==> flow/design.v <==
module mult32x32_fsm (
    input logic clk,               
    input logic reset,             
    input logic start,             
    output logic busy,             
    output logic [1:0] a_sel,      
    output logic b_sel,            
    output logic [2:0] shift_sel,  
    output logic upd_prod,         
    output logic clr_prod          
);
	typedef enum { idle, handle1, handle2, handle3, handle4, handle5, handle6, handle7, handle8} sm_type;
	sm_type current_state;
	sm_type next_state;
	always_ff @(posedge clk, posedge reset) begin
		if (reset== 1'b1) begin
			current_state <=idle;
		end
		else begin
			current_state <= next_state;
		end
	end
	always_comb begin
		next_state= current_state;
		busy=1'b1;
		upd_prod= 1'b1;
		clr_prod= 1'b0;
		a_sel= 2'b0;
		b_sel= 1'b0;
		shift_sel= 3'b0;
		case(current_state)
			idle: begin
				if(start== 1'b0) begin
					next_state=idle;
					busy=1'b0;
					upd_prod=1'b0;
				end
				else begin
					next_state=handle1;
					busy=1'b0;
					upd_prod=1'b0;
					clr_prod=1'b1;
				end
			end
			handle1: begin
				next_state= handle2;
				a_sel=2'b0;
				b_sel=1'b0;
				shift_sel=3'b0;
			end
			handle2: begin
				next_state= handle3;
				a_sel=2'b01;
				b_sel=1'b0;
				shift_sel=3'b001;
			end
			handle3: begin
				next_state= handle4;
				a_sel=2'b10;
				b_sel=1'b0;
				shift_sel=3'b010;
			end
			handle4: begin
				next_state= handle5;
				a_sel=2'b11;
				b_sel=1'b0;
				shift_sel=3'b011;
			end
			handle5: begin
				next_state= handle6;
				a_sel=2'b0;
				b_sel=1'b1;
				shift_sel=3'b010;
			end
			handle6: begin
				next_state= handle7;
				a_sel=2'b01;
				b_sel=1'b1;
				shift_sel=3'b011;
			end
			handle7: begin
				next_state= handle8;
				a_sel=2'b10;
				b_sel=1'b1;
				shift_sel=3'b100;
			end
			handle8: begin
				next_state= idle;
				a_sel=2'b11;
				b_sel=1'b1;
				shift_sel=3'b101;
			end
		endcase
	end
endmodule
module mult32x32_arith (
    input logic clk,              
    input logic reset,            
    input logic [31:0] a,         
    input logic [31:0] b,         
    input logic [1:0] a_sel,      
    input logic b_sel,            
    input logic [2:0] shift_sel,  
    input logic upd_prod,         
    input logic clr_prod,         
    output logic [63:0] product   
);
logic [15:0] out16;
logic [7:0] out8;
always_comb begin
	case(a_sel)
		2'b00: out8 = a[7:0];
		2'b01: out8 = a[15:8];
		2'b10: out8 = a[23:16];
		2'b11: out8 = a[31:24];
	endcase
end
always_comb begin
	case(b_sel)
		1'b0: out16 = b[15:0];
		1'b1: out16 = b[31:16];
	endcase
end
logic [23:0] mult;
always_comb begin
	mult = out16 * out8;
end
logic [63:0] shifted;
always_comb begin
	shifted = 64'b0;
	case(shift_sel)
		3'b000: shifted = mult;
		3'b001: shifted = mult << 8; 
		3'b010: shifted = mult << 16;
		3'b011: shifted = mult << 24;
		3'b100: shifted = mult << 32;
		3'b101: shifted = mult << 40;
	endcase
end
always_ff @(posedge clk, posedge reset) begin
	if(reset == 1'b1) begin 
		product <= 64'b0;
	end
	else begin
		if(clr_prod == 1'b1) begin
			product <= 64'b0;
		end
		else if (upd_prod == 1'b1) begin
			product <= product + shifted;
		end
	end
end
endmodule
module mult32x32 (
    input logic clk,             
    input logic reset,           
    input logic start,           
    input logic [31:0] a,        
    input logic [31:0] b,        
    output logic busy,           
    output logic [63:0] product  
);
logic [1:0] a_sel;
logic b_sel;
logic [2:0] shift_sel;
logic upd_prod;
logic clr_prod;
mult32x32_fsm fsm(
	.clk(clk),
	.reset(reset),
	.start(start),
	.busy(busy),
	.a_sel(a_sel),
	.b_sel(b_sel),
	.shift_sel(shift_sel),
	.upd_prod(upd_prod),
	.clr_prod(clr_prod)
);
mult32x32_arith arith(
	.clk(clk),
	.reset(reset),
	.a(a),
	.b(b),
	.a_sel(a_sel),
	.b_sel(b_sel),
	.shift_sel(shift_sel),
	.upd_prod(upd_prod),
	.clr_prod(clr_prod),
	.product(product)
);
endmodule
-- Reports on mult32x32
Each step is given for the RTL above and for the edited RTL.
"original" refers to lines of the RTL above, "edited" to lines of the edited file.
"change": "edited" minus "original" as printed here. "rel. change": 100 x difference / "original".
Operators carry their Yosys type and port widths (W data, S select, Z words).
Cell names lack the library's common part.
A cell with -- has no value.
- top module: mult32x32
- clock: clk
- cell library: sky130hd
- library corner: tt_025C_1v80

-- Diff
Unified diff, file above to edited file.
A script made this edit. It changes what the design does and was not meant as an optimisation.
begin of diff
@@ -156,9 +156,11 @@
     input logic reset,           
     input logic start,           
-    input logic [31:0] a,        
+    input logic [31:0] a_pin,        
     input logic [31:0] b,        
     output logic busy,           
     output logic [63:0] product  
 );
+reg [31:0] a;
+always @(posedge clk) a <= a_pin;
 logic [1:0] a_sel;
 logic b_sel;
end of diff

-- After elaboration
Source: Yosys, flattened and elaborated, memories not mapped. Widths are those after wreduce. Registers that Yosys merges into a memory's read port (data or address) are not register bits. Print and check cells do not count.
- word-level totals (item ; original ; edited ; change ; rel. change (%)):
    bits in registers ; 96 ; 128 ; +32 ; +33.33
    output and inout port bits ; 65 ; 65 ; 0 ; 0.00
    cells after elaboration ; 45 ; 46 ; +1 ; +2.22
- operators by class (item ; original ; edited ; change ; rel. change (%)):
    add/subtract/negate cells ; 1 ; 1 ; 0 ; 0.00
    $mul ; 1 ; 1 ; 0 ; 0.00
    equality and inequality tests ; 16 ; 16 ; 0 ; 0.00
    mux-type cells ; 13 ; 13 ; 0 ; 0.00
    bitwise operators ; 1 ; 1 ; 0 ; 0.00
    reduce/logical cells ; 11 ; 11 ; 0 ; 0.00
Unchanged operator kinds not shown: 27.

-- Longest topological paths
Yosys ltp: most cells in a row. Word level: on the elaborated netlist, between registers, memories and ports. Mapped: between sequential cells and ports; inverters and the memories' decode and read muxes count.
- depth (item ; original ; edited ; change ; rel. change (%)):
    depth in word-level cells ; 10 ; 10 ; 0 ; 0.00
    ABC_AREA ; 0 ; 0 ; -- ; --
    depth in mapped cells ; 39 ; 39 ; 0 ; 0.00
    depth with buffers taken out ; 35 ; 35 ; 0 ; 0.00

-- After synthesis
The flow's flattened synthesis, as Yosys stat reports it; memories are mapped. The netlist is that of the ABC_AREA named above (0 if unset); the other value can give another one.
- cell types (type ; original ; edited ; change ; rel. change (%)):
    dfxtp_1 ; 0 ; 32 ; +32 ; --
    nand2_1 ; 153 ; 171 ; +18 ; +11.76
    o22ai_1 ; 25 ; 9 ; -16 ; -64.00
    a21o_1 ; 53 ; 42 ; -11 ; -20.75
    a22o_1 ; 1 ; 11 ; +10 ; +1000.00
    a21oi_1 ; 86 ; 95 ; +9 ; +10.47
    inv_1 ; 128 ; 136 ; +8 ; +6.25
    xor2_1 ; 30 ; 23 ; -7 ; -23.33
    nand3b_1 ; 21 ; 14 ; -7 ; -33.33
    a221oi_1 ; 2 ; 9 ; +7 ; +350.00
    and3_1 ; 15 ; 9 ; -6 ; -40.00
    o21ai_0 ; 105 ; 110 ; +5 ; +4.76
    xnor2_1 ; 41 ; 46 ; +5 ; +12.20
    nand3_1 ; 26 ; 21 ; -5 ; -19.23
    nor3_1 ; 20 ; 15 ; -5 ; -25.00
    or3_1 ; 8 ; 3 ; -5 ; -62.50
    buf_2 ; 6 ; 11 ; +5 ; +83.33
    o22a_1 ; 0 ; 5 ; +5 ; --
Unchanged cell types not shown: 12.
Not every row of either side is listed.
- synthesis totals (item ; original ; edited ; change ; rel. change (%)):
    standard cells after synthesis ; 1490 ; 1527 ; +37 ; +2.48
    chip area (Yosys) (mm^2) ; 0.0115611 ; 0.0121291 ; +0.0005680 ; +4.91
    sequential part of the area (mm^2) ; 0.001828 ; 0.0024686 ; +0.0006406 ; +35.04
    flip-flops ; 73 ; 105 ; +32 ; +43.84
    buffer cells ; 65 ; 69 ; +4 ; +6.15
The figures by module come from a second, unflattened synthesis with its own total; it is not the netlist above.
- second synthesis, totals (item ; original ; edited ; change ; rel. change (%)):
    cells (unflattened synthesis) ; 1469 ; 1501 ; +32 ; +2.18
    area (unflattened synthesis) (mm^2) ; 0.0117888 ; 0.0124294 ; +0.0006406 ; +5.43
Rows give one instance, submodules left out.
- modules, original (module ; instances ; cells ; area (mm^2) ; sequential area (mm^2)):
    mult32x32_arith ; 1 ; 1449 ; 0.0114898 ; 0.0016015
    mult32x32_fsm ; 1 ; 20 ; 0.000299 ; 0.0002265
    mult32x32 ; 1 ; 0 ; 0 ; 0
- modules, edited (module ; instances ; cells ; area (mm^2) ; sequential area (mm^2)):
    mult32x32_arith ; 1 ; 1449 ; 0.0114898 ; 0.0016015
    mult32x32 ; 1 ; 32 ; 0.0006406 ; 0.0006406
    mult32x32_fsm ; 1 ; 20 ; 0.000299 ; 0.0002265

-- Worst setup path after synthesis
Path of least setup slack by OpenSTA after synthesis, without wires, with an ideal clock, recovery checks aside; 20% of the period is set as input and as output delay. Where synthesis merged equal registers, the netlist keeps one of their names.
- path after synthesis (item ; original ; edited ; change ; rel. change (%)):
    path kind ; input -> register ; input -> register ; -- ; --
    from ; in a[23] ; in b[5] ; -- ; --
    to ; reg (no name shown) ; reg (no name shown) ; -- ; --
    period (ns) ; 12.0 ; 12.0 ; 0.0 ; 0.00
    launch time at the first pin (ns) ; 2.400 ; 2.400 ; 0.000 ; 0.00
    data arrival time (ns) ; 9.518 ; 9.198 ; -0.320 ; -3.36
    data required time (ns) ; 11.878 ; 11.878 ; 0.000 ; 0.00
    path slack (ns) ; 2.361 ; 2.680 ; +0.319 ; --
    path delay (ns) ; 7.240 ; 6.920 ; -0.320 ; -4.42
    stages on the path ; 30 ; 28 ; -2 ; -6.67
    buffers on the path ; 2 ; 1 ; -1 ; -50.00
    synthesis period reached (ns) ; 9.639 ; 9.32 ; -0.319 ; -3.31
"path delay" is the arrival time less input delay plus setup time.
"stages on the path" counts driving pins, that of a launching flip-flop among them; a cell with two outputs on the path counts twice.
"synthesis period reached" = period - worst setup slack (recovery checks aside). The figure is calculated, with input and output delays left at 20% of the set period.
The rows between start and end are the longest chain of elaborated cells between them; the timing report does not say that the signal goes this way. Where chains are equally long, one stands for them.
Each line given opens the expression or statement behind the cell; cells for indexed reads and writes are added by Yosys, which also makes memories of some case tables.
Between the ends, after synthesis, original:
- path through: nand2_1 -> nand2_1 -> o21ai_1 -> clkbuf_1 -> nor2_1 -> fa_1 -> fa_1 -> fa_1 -> inv_1 -> fa_1 -> inv_1 -> ha_1 -> o21a_1 -> o21ai_0 -> nor3b_2 -> nor4_1 -> o31ai_1 -> nor4_1 -> a211oi_1 -> o2bb2a_1 -> o22ai_1 -> ha_1 -> clkbuf_1 -> nand4_1 -> or3_1 -> a211o_1 -> a211oi_2 -> o21ai_1 -> a21o_1 -> a32o_1
- length of the longest elaborated chain: 6
- elaborated cells on any way between the ends: 6
- source lines of those cells at 6
- ends and longest elaborated chain, after synthesis, original (item ; RTL line ; text):
    start: declaration ; 158 ; input logic [31:0] a,
    $pmux W8 S4 ; 111 ; case(a_sel)
    $mul A16 B8 Y24 ; 126 ; mult = out16 * out8;
    $pmux W64 S6 ; 131 ; case(shift_sel)
    $add A64 B64 Y64 ; 149 ;
    $mux W64 ; 148 ; else if (upd_prod == 1'b1) begin
    $mux W64 ; 145 ; if(clr_prod == 1'b1) begin
    end: assignment ; 146 ;
    end: assignment ; 149 ;
    end: declaration ; 106 ;
Between the ends, after synthesis, edited:
- path through: mux2i_1 -> nor2_1 -> fa_1 -> fa_1 -> fa_1 -> inv_1 -> fa_1 -> inv_1 -> ha_1 -> a21o_1 -> a21o_1 -> a21oi_1 -> nor2_1 -> a21oi_1 -> a31oi_1 -> a221oi_1 -> xor2_1 -> o22a_1 -> o21ai_0 -> ha_1 -> clkbuf_1 -> nand4_1 -> or4_1 -> nor4_1 -> o21ai_2 -> a21boi_1 -> o21ai_0 -> a32o_1
- length of the longest elaborated chain: 6
- elaborated cells on any way between the ends: 6
- source lines of those cells at 6
- ends and longest elaborated chain, after synthesis, edited (item ; RTL line ; text):
    start: declaration ; 159 ; input logic [31:0] b,
    $pmux W16 S2 ; 119 ; case(b_sel)
    $mul A16 B8 Y24 ; 126 ; mult = out16 * out8;
    $pmux W64 S6 ; 131 ; case(shift_sel)
    $add A64 B64 Y64 ; 149 ;
    $mux W64 ; 148 ; else if (upd_prod == 1'b1) begin
    $mux W64 ; 145 ; if(clr_prod == 1'b1) begin
    end: assignment ; 146 ;
    end: assignment ; 149 ;
    end: declaration ; 106 ;

-- Worst path after layout
From the final timing report of the runs of pair 1: the path of least setup slack in the routed layout; clock arrival at registers is part of the times.
- path after layout (item ; original ; edited ; change ; rel. change (%)):
    path kind ; input -> register ; input -> register ; -- ; --
    from ; in b[1] ; in b[8] ; -- ; --
    to ; reg (no name shown) ; reg (no name shown) ; -- ; --
    period (ns) ; 12.0 ; 12.0 ; 0.0 ; 0.00
    launch time at the first pin (ns) ; 2.40 ; 2.40 ; 0.00 ; 0.00
    data arrival time (ns) ; 11.02 ; 10.93 ; -0.09 ; -0.82
    data required time (ns) ; 12.26 ; 12.23 ; -0.03 ; -0.24
    path slack (ns) ; 1.24 ; 1.30 ; +0.06 ; --
    stages on the path ; 30 ; 30 ; 0 ; 0.00
    buffers on the path ; 1 ; 1 ; 0 ; 0.00
The rows between start and end are the longest chain of elaborated cells between them; the timing report does not say that the signal goes this way. Where chains are equally long, one stands for them.
Between the ends, after layout, original:
- path through: clkdlybuf4s50_1 -> mux2i_1 -> or2_2 -> fa_1 -> fa_1 -> inv_1 -> fa_1 -> inv_1 -> fa_1 -> inv_1 -> ha_1 -> o21a_1 -> o21ai_0 -> nor3b_2 -> nor4_1 -> o31ai_1 -> a21oi_1 -> xor2_1 -> mux2_2 -> nor2_1 -> ha_1 -> and2_1 -> nand2_1 -> o21bai_1 -> a221oi_1 -> a2111oi_0 -> nor3b_1 -> a311oi_1 -> a31o_1 -> o211ai_1
- length of the longest elaborated chain: 6
- elaborated cells on any way between the ends: 6
- source lines of those cells at 6
- ends and longest elaborated chain, after layout, original (item ; RTL line ; text):
    start: declaration ; 159 ; input logic [31:0] b,
    $pmux W16 S2 ; 119 ; case(b_sel)
    $mul A16 B8 Y24 ; 126 ; mult = out16 * out8;
    $pmux W64 S6 ; 131 ; case(shift_sel)
    $add A64 B64 Y64 ; 149 ;
    $mux W64 ; 148 ; else if (upd_prod == 1'b1) begin
    $mux W64 ; 145 ; if(clr_prod == 1'b1) begin
    end: assignment ; 146 ;
    end: assignment ; 149 ;
    end: declaration ; 106 ;
Between the ends, after layout, edited:
- path through: clkdlybuf4s50_1 -> mux2i_1 -> nor2_1 -> fa_1 -> fa_1 -> fa_1 -> inv_1 -> fa_1 -> inv_1 -> ha_1 -> a21o_1 -> a21o_1 -> a21o_1 -> a21oi_1 -> o21ai_1 -> nor3_1 -> a22o_1 -> nand2_1 -> o21ai_0 -> ha_1 -> a21o_1 -> a21oi_1 -> o21ai_0 -> nor4_1 -> o211ai_1 -> a2111oi_2 -> a211oi_2 -> a31o_1 -> xnor2_1 -> o21ai_1
- length of the longest elaborated chain: 6
- elaborated cells on any way between the ends: 6
- source lines of those cells at 6
- ends and longest elaborated chain, after layout, edited (item ; RTL line ; text):
    start: declaration ; 159 ; input logic [31:0] b,
    $pmux W16 S2 ; 119 ; case(b_sel)
    $mul A16 B8 Y24 ; 126 ; mult = out16 * out8;
    $pmux W64 S6 ; 131 ; case(shift_sel)
    $add A64 B64 Y64 ; 149 ;
    $mux W64 ; 148 ; else if (upd_prod == 1'b1) begin
    $mux W64 ; 145 ; if(clr_prod == 1'b1) begin
    end: assignment ; 146 ;
    end: assignment ; 149 ;
    end: declaration ; 106 ;

-- Measured runs
Runs of the flow (Yosys, OpenROAD) on both versions; the two runs of a pair have the same settings. The constraints put input and output delay at 20% of the set period each and load the outputs with 0.01 pF.
Flow settings, pair 1:
- noted CORE_UTILIZATION: 40
- noted period_ns: 12.0
- CAP_MARGIN: 20
- noted CORE_MARGIN: 2
- noted SLEW_MARGIN: 20
- results, pair 1 (item ; original ; edited ; change ; rel. change (%)):
    synthesis area (mm^2) ; 0.0115611 ; 0.0121291 ; +0.0005680 ; +4.91
    area inside the die boundary (mm^2) ; 0.0302777 ; 0.0317321 ; +0.0014544 ; +4.80
    standard-cell area after layout (mm^2) ; 0.0136431 ; 0.0142261 ; +0.0005830 ; +4.27
    final design utilization (%) ; 47.8 ; 47.9 ; +0.1 ; --
    smallest setup slack (ns) ; 1.239 ; 1.305 ; +0.066 ; --
    sum of negative setup slack (ns) ; 0.000 ; 0.000 ; 0.000 ; --
    worst-case hold slack (ns) ; 0.359 ; 0.354 ; -0.005 ; --
    clock period achieved (ns) ; 10.761 ; 10.695 ; -0.066 ; -0.61
Flow settings, pair 2:
- ABC_AREA at 0
- CAP_MARGIN: 25
- CORE_ASPECT_RATIO: 1.08
- noted CORE_UTILIZATION: 48
- noted CTS_CLUSTER_SIZE: 27
- GPL_TIMING_DRIVEN at 1
- PLACE_DENSITY: 0.74
- TNS_END_PERCENT: 5
- noted period_ns: 6.76
- noted CORE_MARGIN: 2
- noted SLEW_MARGIN: 20
- results, pair 2 (item ; original ; edited ; change ; rel. change (%)):
    synthesis area (mm^2) ; 0.0115611 ; 0.0121291 ; +0.0005680 ; +4.91
    area inside the die boundary (mm^2) ; 0.025344 ; 0.0265576 ; +0.0012136 ; +4.79
    standard-cell area after layout (mm^2) ; 0.0188356 ; 0.0184952 ; -0.0003404 ; -1.81
    final design utilization (%) ; 79.0 ; 74.4 ; -4.6 ; --
    smallest setup slack (ns) ; -1.828 ; -1.770 ; +0.058 ; --
    sum of negative setup slack (ns) ; -73.478 ; -65.861 ; +7.617 ; --
    worst-case hold slack (ns) ; 0.361 ; 0.356 ; -0.005 ; --
    clock period achieved (ns) ; 8.588 ; 8.530 ; -0.058 ; -0.68
"clock period achieved" = clock period - worst setup slack. The figure is calculated, with input and output delays left at 20% of the set period.
